==> flow/design.v <==
module oppo (
    input [31:0] in,
    input        cin,
    output [31:0] in_abs
);
    assign in_abs = ({32{cin}} ^ in) + $unsigned(cin);
endmodule
module lzd_4 (
    input [3:0] in,
    output [1:0] out,
    output       zero
);
    assign zero = ~(|in); 
    assign out[0] = (in[2] | ~in[1]) & ~in[3];
    assign out[1] = ~(in[3] | in[2]);
endmodule
module lzd_16 (
    input [15:0] in,
    output [3:0] out,
    output       zero
);
    wire [3:0] z;
    wire [1:0] out_2 [3:0];
    lzd_4 lzd_4_0(in[15:12], out_2[0], z[0]);
    lzd_4 lzd_4_1(in[11: 8], out_2[1], z[1]);
    lzd_4 lzd_4_2(in[ 7: 4], out_2[2], z[2]);
    lzd_4 lzd_4_3(in[ 3: 0], out_2[3], z[3]);
    assign out[2] = z[0] & (~z[1] | z[2] & ~z[3]);
    assign out[3] = z[0] & z[1] & (~z[2] | ~z[3]);
    assign out[1:0] = {2{~out[3] & ~out[2]}} & out_2[0]
                    | {2{~out[3] &  out[2]}} & out_2[1]
                    | {2{ out[3] & ~out[2]}} & out_2[2]
                    | {2{ out[3] &  out[2]}} & out_2[3];
    assign zero = &z;
endmodule
module lzd_32 (
    input [31:0] in,
    output [4:0] out,
    output       zero
);
    wire [1:0] z;
    wire [3:0] out_3_0 [1:0];
    lzd_16 lzd_16_0(in[31:16], out_3_0[0], z[0]);
    lzd_16 lzd_16_1(in[15: 0], out_3_0[1], z[1]);
    assign out[4] = z[0];
    assign out[3:0] = {4{~z[0]}} & out_3_0[0] |
                      {4{ z[0]}} & out_3_0[1];
    assign zero = z[0] & z[1];
endmodule
module divider (
    input div_clk,
    input resetn,
    input div,
    input div_signed,
    input [31:0] x,
    input [31:0] y,
    output [31:0] s,
    output [31:0] r,
    output complete
);
    (*MAX_FANOUT = 50*) reg [64:0] rem;
    reg [31:0] quot;
    reg [31:0] quotM;
    reg [32:0] divisor;
    reg [ 5:0] cout;
    (*MAX_FANOUT = 50*) reg [ 4:0] current_state;
    reg [ 4:0] next_state;
    reg [31:0] x_abs_reg;
    reg [31:0] y_abs_reg;
    wire [31:0] s_abs;
    wire [31:0] r_abs;
    wire s_sign;
    wire r_sign;
    wire [31:0] x_abs;
    wire [31:0] y_abs;
    oppo oppo1(x, x[31] & div_signed, x_abs);
    oppo oppo2(y, y[31] & div_signed, y_abs);
    assign s_sign = x[31] ^ y[31];
    assign r_sign = x[31];
    always @(posedge div_clk) begin
        if (~resetn) begin
            x_abs_reg <= 0;
            y_abs_reg <= 0;
        end
        else if (current_state[0] & div)
            x_abs_reg <= x_abs;
            y_abs_reg <= y_abs;
    end
    wire [31:0] lzd_in;
    wire [ 4:0] lzd_out;
    wire [ 5:0] shft_amt;
    wire long_shft;
    wire short_shft;
    wire [ 5:0] lzd_shamt;
    wire [ 5:0] min_shamt;
    wire quot_one;
    wire [32:0] result;  
    wire zero;
    wire [64:0] shft_src;
    wire [64:0] shft_out;
    wire [32:0] add_A;
    wire [32:0] add_B;
    wire cin;
    wire [32:0] add_out;
    wire final_shift;
    reg  [5:0] first_shft;
    always @(posedge div_clk) begin
        if (~resetn)
            first_shft <= 6'b0;
        else if (current_state[1])
            first_shft <= shft_amt;
    end
    assign final_shift = cout <= lzd_shamt;
    assign shft_src = (current_state[1]) ? {33'b0, x_abs_reg}
                                         : rem;
    assign shft_out = shft_src << shft_amt;
    assign long_shft = ~(rem[64] ^ rem[63]);
    assign short_shft = rem[64] ^ rem[63];
    assign quot_one = shft_out[64] ^ shft_out[63];
    assign lzd_shamt = {zero, {5{~zero}} & lzd_out};
    assign min_shamt  = (~final_shift) ? lzd_shamt : cout;
    assign shft_amt = {6{short_shft}} & 6'b1
                    | {6{long_shft }} & min_shamt;
    assign lzd_in = (current_state[1]) ? y_abs_reg : rem[63:32] ^ {32{rem[64]}};
    assign add_A = shft_out[64:32];
    assign add_B = {33{~rem[64]}} ^ divisor;
    assign cin   = ~rem[64];
    assign add_out = add_A + add_B + $unsigned(cin);
    assign result = (quot_one) ? add_out
                               : shft_out[64:32];
    lzd_32 lzd(lzd_in, lzd_out, zero);
    always @(posedge div_clk) begin
        if (~resetn)
            divisor <= 33'b0;
        else if (current_state[1])
            divisor <= {1'b0, y_abs_reg << lzd_out};
    end
    always @(posedge div_clk) begin
        if (~resetn)
            rem <= 65'b0;
        else if (current_state[1])
            rem <= shft_out;
        else if (current_state[2])
            rem <= {result, rem[30:0], 1'b0};
    end
    wire [31:0] shft_quot = quot << shft_amt[4:0];
    wire [31:0] shft_quotM = ~(~quotM << shft_amt[4:0]);
    always @(posedge div_clk) begin
        if (~resetn | current_state[0]) begin
            quot  <= 32'b0;
            quotM <= 32'b0;
        end
        else if (current_state[2]) begin
            if (~shft_out[64] | shft_out[64] & shft_out[63]) 
                quot <= {shft_quot[31:1], ~shft_out[64] & shft_out[63]};
            else 
                quot <= {shft_quotM[31:1], 1'b1};
            if (~shft_out[64] & shft_out[63])
                quotM <= {shft_quot[31:1], 1'b0};
            else
                quotM <= {shft_quotM[31:1], ~(shft_out[64] & ~shft_out[63])};
        end
    end
    always @(posedge div_clk) begin
        if (~resetn | current_state[0])
            cout <= 6'b100000;
        else if (current_state[2])
            cout <= cout - shft_amt;
    end
    localparam IDLE = 5'b00001,
               INIT = 5'b00010,
               QUOT = 5'b00100,
               FIX  = 5'b01000,
               DONE = 5'b10000;
    always @(posedge div_clk) begin
        if (~resetn)
            current_state <= IDLE;
        else
            current_state <= next_state;
    end
    always @(*) begin
        case (current_state)
            IDLE: begin
                if (~resetn) 
                    next_state = IDLE;
                else if (div)
                    next_state = INIT;
                else
                    next_state = IDLE;
            end
            INIT: next_state = QUOT;
            QUOT: begin
                if (final_shift)
                    next_state = FIX;
                else 
                    next_state = QUOT;
            end
            FIX  :next_state = DONE;
            DONE: next_state = IDLE;
            default: next_state = IDLE;
        endcase
    end
    reg [31:0] s_abs_reg;
    reg [31:0] r_abs_reg;
    assign s_abs = (rem[64]) ? quotM : quot;
    assign r_abs = ((rem[64]) ? rem[63:32] + divisor[31:0] : rem[63:32]) >> first_shft;
    always @(posedge div_clk) begin
        if (~resetn) begin
            s_abs_reg <= 0;
            r_abs_reg <= 0;
        end
        else if (current_state[3])
            s_abs_reg <= s_abs;
            r_abs_reg <= r_abs;
    end
    oppo oppo3(s_abs_reg, s_sign & div_signed, s);
    oppo oppo4(r_abs_reg, r_sign & div_signed, r);
    assign complete = current_state[4];
endmodule
Tool chain data of divider
The steps from the RTL of divider to its reports follow in flow order.
Lines are those of the file above, counted from 1.
Operators: Yosys type, input widths -> output width; for muxes data width and select width s.
Cell names lack the library's common part.
The mark - stands for no value.
- top: divider
- clock input: div_clk
- standard-cell library: sky130hd
- library corner: tt_025C_1v80

Word level
Counts by Yosys on the flattened word-level netlist (proc, flatten, opt, wreduce; memories kept). Register bits leave out memories and registers merged into their read ports (data or address). Print and check cells are left out. Cells with the same type and inputs are merged into one.
- shift-type cells: 5
- multiplexer cells at 13
- noted reductions and logical operators: 11
- equal/unequal tests: 4
- order comparisons: 1
- noted bitwise logic cells: 129
- add/sub/neg operators: 8
- operators with widths (operator ; number):
    $mux 65 ; 3
    $xor 32x32->32 ; 5
    $mux 32 ; 5
    $add 32x1->32 ; 4
    $shl 32x5->32 ; 3
    $shl 65x6->65 ; 1
    $not 32->32 ; 2
    $not 1->1 ; 44
    $add 33x1->33 ; 1
    $xor 33x32->33 ; 1
    $add 33x33->33 ; 1
    $mux 33 ; 1
    $and 1x1->1 ; 32
    $add 32x32->32 ; 1
    $shr 32x6->32 ; 1
    $reduce_or 4->1 ; 8
    $or 1x1->1 ; 22
    $pmux 5 s4 ; 1
    $and 2x2->2 ; 8
    $or 2x2->2 ; 6
    $and 4x4->4 ; 2
    $reduce_and 4->1 ; 2
    $or 1x6->6 ; 1
    $sub 6x6->6 ; 1
    $le 6x6->1 ; 1
    $and 6x6->6 ; 1
    $mux 6 ; 1
    $eq 5x1->1 const B ; 1
Not listed: further kinds 9, cells in them 11.
- noted bits in registers: 306
- noted word-level cells: 182

Logic depth
Longest topological path by Yosys (ltp), each cell counted once; first at word level (registers and memories cut), then after technology mapping (sequential cells cut; the memories' decode and read muxes count).
- depth after elaboration: 26
- noted ABC_AREA: 0
- gate-level depth with buffers at 51

After synthesis
Yosys stat after the flow's synthesis: flattened, memories mapped to cells. It holds for the ABC_AREA given above (unset counts as 0); a run with the other value may have another netlist.
- cell types (cell type ; number ; total area (um^2)):
    dfxtp_1 ; 306 ; 6.13E+03
    mux2i_1 ; 501 ; 5014.81
    nor2_1 ; 560 ; 2.1E+03
    xnor2_1 ; 223 ; 1.95E+03
    nand2_1 ; 503 ; 1.89E+03
    a21oi_1 ; 360 ; 1.8E+03
    o21ai_0 ; 256 ; 1.28E+03
    a211oi_1 ; 146 ; 1.1E+03
    ha_1 ; 83 ; 1.04E+03
    clkbuf_1 ; 215 ; 807.024
    mux2_2 ; 60 ; 675.648
    nand3_1 ; 122 ; 610.586
    nor3_1 ; 113 ; 565.542
    a31oi_1 ; 63 ; 394.128
    xor2_1 ; 45 ; 394.128
    nand2b_1 ; 62 ; 387.872
    o211ai_1 ; 46 ; 345.331
    buf_1 ; 78 ; 292.781
Not listed: further types 84, cells in them 738.
- cell count: 4480
- flip-flop cells: 306
- chip area (Yosys) at 0.0321846 mm^2
The figures by module come from a second, unflattened synthesis with its own total; it is not the netlist above.
- noted cells (unflattened synthesis): 4633
- area (unflattened synthesis): 0.0340627 mm^2
Each row is one instance without its submodules.
- modules (module ; area (mm^2) ; sequential area (mm^2) ; cells ; instances):
    divider ; 0.0272837 ; 0.0061259 ; 3681 ; 1
    oppo ; 0.001569 ; 0 ; 218 ; 4
    lzd_16 ; 0.0001214 ; 0 ; 21 ; 2
    lzd_4 ; 0.000025 ; 0 ; 4 ; 8
    lzd_32 ; 0.0000601 ; 0 ; 6 ; 1

Worst setup path after synthesis
Path of least setup slack by OpenSTA after synthesis, without wires, with an ideal clock, recovery checks aside; 20% of the period is set as input and as output delay. Where synthesis merged equal registers, the netlist keeps one of their names.
- path kind: register -> register
- from: register rem[58]
- to: register rem[64]
- noted data arrival time: 10.772 ns
- noted data required time: 9.941 ns
- slack at -0.831 ns
- noted path delay: 10.831 ns
- launch time at the first pin: 0.000 ns
- stages on the path at 49
- clock period at 10.0 ns
- noted period reached after synthesis: 10.831 ns
"path delay" = arrival - input delay + setup time.
"stages on the path": output pins that drive a net of the path, with the launching flip-flop's if there is one; two outputs of one cell count as two.
"period reached after synthesis" = period - worst setup slack (recovery checks aside). The figure is calculated, with input and output delays left at 20% of the set period.
The rows between start and end are the longest chain of elaborated cells between them; the timing report does not say that the signal goes this way. Where chains are equally long, one stands for them.
Each line given opens the expression or statement behind the cell; cells for indexed reads and writes are added by Yosys, which also makes memories of some case tables.
A register here has more assigning lines than the two given.
- path through: dfxtp_1 buf_2 or4_1 and3_1 or4_1 buf_2 nor3_2 nor2_1 a21oi_1 clkbuf_1 clkbuf_1 and2_1 ha_1 nor2b_1 o21bai_1 a31o_2 clkbuf_1 nor3_1 (+13 left out) ha_1 a21o_1 a21oi_1 o21bai_1 a211oi_1 nor3_1 o41ai_1 a31oi_1 a41o_1 o41a_1 and3_1 o31ai_1 o211ai_2 a41oi_1 nor3_2 or3_1 a211oi_1 o31a_1
- noted length of the longest elaborated chain: 25
- elaborated cells on any way between the ends at 45
- those cells by class: add/sub (2); compare (1); shift (1); mux (6); logic (33); reduce/logical (2)
- ends and longest elaborated chain, post-synthesis (element ; line ; RTL):
    start, declared ; 61 ; (*MAX_FANOUT = 50*) reg [64:0] rem;
    start, assigned ; 142 ; rem <= shft_out;
    start, assigned ; 144 ; rem <= {result, rem[30:0], 1'b0};
    $xor 32x32->32 ; 124 ; assign lzd_in = (current_state[1]) ? y_abs_reg : rem[63:32] ^ {32{rem[64]}};
    $mux 32 ; 124 ;
    $reduce_or 4->1 ; 13 ; assign zero = ~(|in);
    $not 1->1 ; 13 ;
    $and 1x1->1 (2 in a row) ; 29 ; assign out[3] = z[0] & z[1] & (~z[2] | ~z[3]);
    $not 1->1 ; 30 ; assign out[1:0] = {2{~out[3] & ~out[2]}} & out_2[0]
    $and 1x1->1 ; 30 ;
    (+10 left out) ; - ;
    $or 1x6->6 ; 122 ; assign shft_amt = {6{short_shft}} & 6'b1
    $shl 65x6->65 ; 116 ; assign shft_out = shft_src << shft_amt;
    $add 33x33->33 ; 128 ; assign add_out = add_A + add_B + $unsigned(cin);
    $add 33x1->33 ; 128 ;
    $mux 33 ; 129 ; assign result = (quot_one) ? add_out
    $mux 65 ; 143 ; else if (current_state[2])
    $mux 65 ; 141 ; else if (current_state[1])
    end, assigned ; 142 ;
    end, assigned ; 144 ;
    end, declared ; 61 ;

Path in the finished layout
Path of least setup slack in the final report of entry B (OpenROAD, finished layout, wires in). Where an end is a register, its clock arrival counts in the times.
- path kind: register -> register
- from: register current_state[1]
- to: register rem[62]
- noted data required time: 10.45 ns
- stages on the path at 43
- slack at 0.22 ns
- launch time at the first pin: 0.59 ns
- clock period at 10.0 ns
- noted data arrival time: 10.23 ns
The rows between start and end are the longest chain of elaborated cells between them; the timing report does not say that the signal goes this way. Where chains are equally long, one stands for them.
A register here has more assigning lines than the two given.
- path through: dfxtp_4 buf_4 or4_1 and3_1 or4_4 nor2_2 a31oi_4 nor2_4 nand2_1 ha_1 nor2b_1 o21bai_1 a31oi_2 buf_6 mux2_2 o311a_4 buf_12 a21oi_1 (+7 left out) a21o_1 a21oi_2 o21bai_1 a211oi_2 nor3_1 o41ai_2 a31oi_1 a41o_1 o41a_1 and3_1 o31ai_1 o211ai_2 buf_4 a41oi_1 xor2_1 nor2_1 a21oi_1 a21oi_1
- noted length of the longest elaborated chain: 25
- elaborated cells on any way between the ends at 125
- those cells by class: add/sub (2); compare (1); shift (1); mux (6); logic (104); reduce/logical (11)
- ends and longest elaborated chain, after layout (element ; line ; RTL):
    start, declared ; 66 ; (*MAX_FANOUT = 50*) reg [ 4:0] current_state;
    start, assigned ; 177 ; current_state <= IDLE;
    start, assigned ; 179 ; current_state <= next_state;
    $mux 32 ; 124 ; assign lzd_in = (current_state[1]) ? y_abs_reg : rem[63:32] ^ {32{rem[64]}};
    $reduce_or 4->1 ; 13 ; assign zero = ~(|in);
    $not 1->1 ; 13 ;
    $and 1x1->1 ; 28 ; assign out[2] = z[0] & (~z[1] | z[2] & ~z[3]);
    $or 1x1->1 ; 28 ;
    $and 1x1->1 ; 28 ;
    $not 1->1 ; 30 ; assign out[1:0] = {2{~out[3] & ~out[2]}} & out_2[0]
    (+11 left out) ; - ;
    $or 1x6->6 ; 122 ; assign shft_amt = {6{short_shft}} & 6'b1
    $shl 65x6->65 ; 116 ; assign shft_out = shft_src << shft_amt;
    $add 33x33->33 ; 128 ; assign add_out = add_A + add_B + $unsigned(cin);
    $add 33x1->33 ; 128 ;
    $mux 33 ; 129 ; assign result = (quot_one) ? add_out
    $mux 65 ; 143 ; else if (current_state[2])
    $mux 65 ; 141 ; else if (current_state[1])
    end, assigned ; 142 ; rem <= shft_out;
    end, assigned ; 144 ; rem <= {result, rem[30:0], 1'b0};
    end, declared ; 61 ; (*MAX_FANOUT = 50*) reg [64:0] rem;

## Implementation results

Below are 2 stored runs of the flow (Yosys, OpenROAD; platform sky130hd) on divider, each with its settings and what was measured, unordered. Constraints: input delay and output delay 20% of the set period each, output load 0.01 pF.
"clock period achieved": clock period set for the run, less the worst setup slack. It is reckoned from that one timing run; input and output delays stay at 20% of the period that was set.
By "time of the worst setup path" is meant the share of the clock period that the worst setup path is allowed (20% is reserved at inputs, 20% at outputs), minus its slack. Clock arrival times at its registers enter into it.
By "total power after layout" is meant OpenSTA's value without simulated activity: inputs other than the clock are taken to toggle once in ten clock periods, and the tool carries that through the logic.

Entry A

==> flow/run.sh <==
#!/bin/bash
# the make line also repeats the synthesis and layout settings of config.mk as NAME=value (left out here)
make -C /OpenROAD-flow-scripts/flow DESIGN_CONFIG=/design/flow/config.mk WORK_HOME=/design/flow/orfs CLKGATE_MAP_FILE= finish
==> flow/config.mk <==
export PLATFORM = sky130hd
export DESIGN_NAME = divider
export DESIGN_NICKNAME = divider
export VERILOG_FILES = /design/flow/design.v
export SDC_FILE = /design/flow/constraint.sdc
export NUM_CORES = 4
export LEC_CHECK = 0
export ABC_AREA = 0
export CAP_MARGIN = 25
export CELL_PAD_IN_SITES_DETAIL_PLACEMENT = 2
export CORE_ASPECT_RATIO = 1.01
export CORE_MARGIN = 2
export CORE_UTILIZATION = 40
export CTS_CLUSTER_DIAMETER = 123
export CTS_CLUSTER_SIZE = 74
export GPL_ROUTABILITY_DRIVEN = 0
export GPL_TIMING_DRIVEN = 0
export MIN_ROUTING_LAYER = met1
export SLEW_MARGIN = 0
export TNS_END_PERCENT = 25
==> flow/constraint.sdc <==
create_clock -name core_clock -period 10.0 [get_ports {div_clk}]
set_input_delay 2.0000 -clock core_clock [delete_from_list [all_inputs] [get_ports {div_clk}]]
set_output_delay 2.0000 -clock core_clock [all_outputs]
set_load 0.01 [all_outputs]

Entry A: unfinished; error GRT-0116 in routing.

Entry B

==> flow/run.sh <==
#!/bin/bash
# the make line also repeats the synthesis and layout settings of config.mk as NAME=value (left out here)
make -C /OpenROAD-flow-scripts/flow DESIGN_CONFIG=/design/flow/config.mk WORK_HOME=/design/flow/orfs CLKGATE_MAP_FILE= finish
==> flow/config.mk <==
export PLATFORM = sky130hd
export DESIGN_NAME = divider
export DESIGN_NICKNAME = divider
export VERILOG_FILES = /design/flow/design.v
export SDC_FILE = /design/flow/constraint.sdc
export NUM_CORES = 4
export LEC_CHECK = 0
export CAP_MARGIN = 20
export CORE_MARGIN = 2
export CORE_UTILIZATION = 40
export SLEW_MARGIN = 20
==> flow/constraint.sdc <==
create_clock -name core_clock -period 10.0 [get_ports {div_clk}]
set_input_delay 2.0000 -clock core_clock [delete_from_list [all_inputs] [get_ports {div_clk}]]
set_output_delay 2.0000 -clock core_clock [all_outputs]
set_load 0.01 [all_outputs]

Measured in entry B:
- time of the worst setup path: 9.78 ns
- kind of the worst setup path: register -> register
- full die area: 0.0827454 mm^2
- mapped cell area after synthesis: 0.0321846 mm^2
- total power after layout at 14848 µW
- clock period achieved: 9.776 ns
- final utilization at 45.5 %
- noted the post-route setup TNS: 0.000 ns
- setup slack of the worst path at 0.224 ns
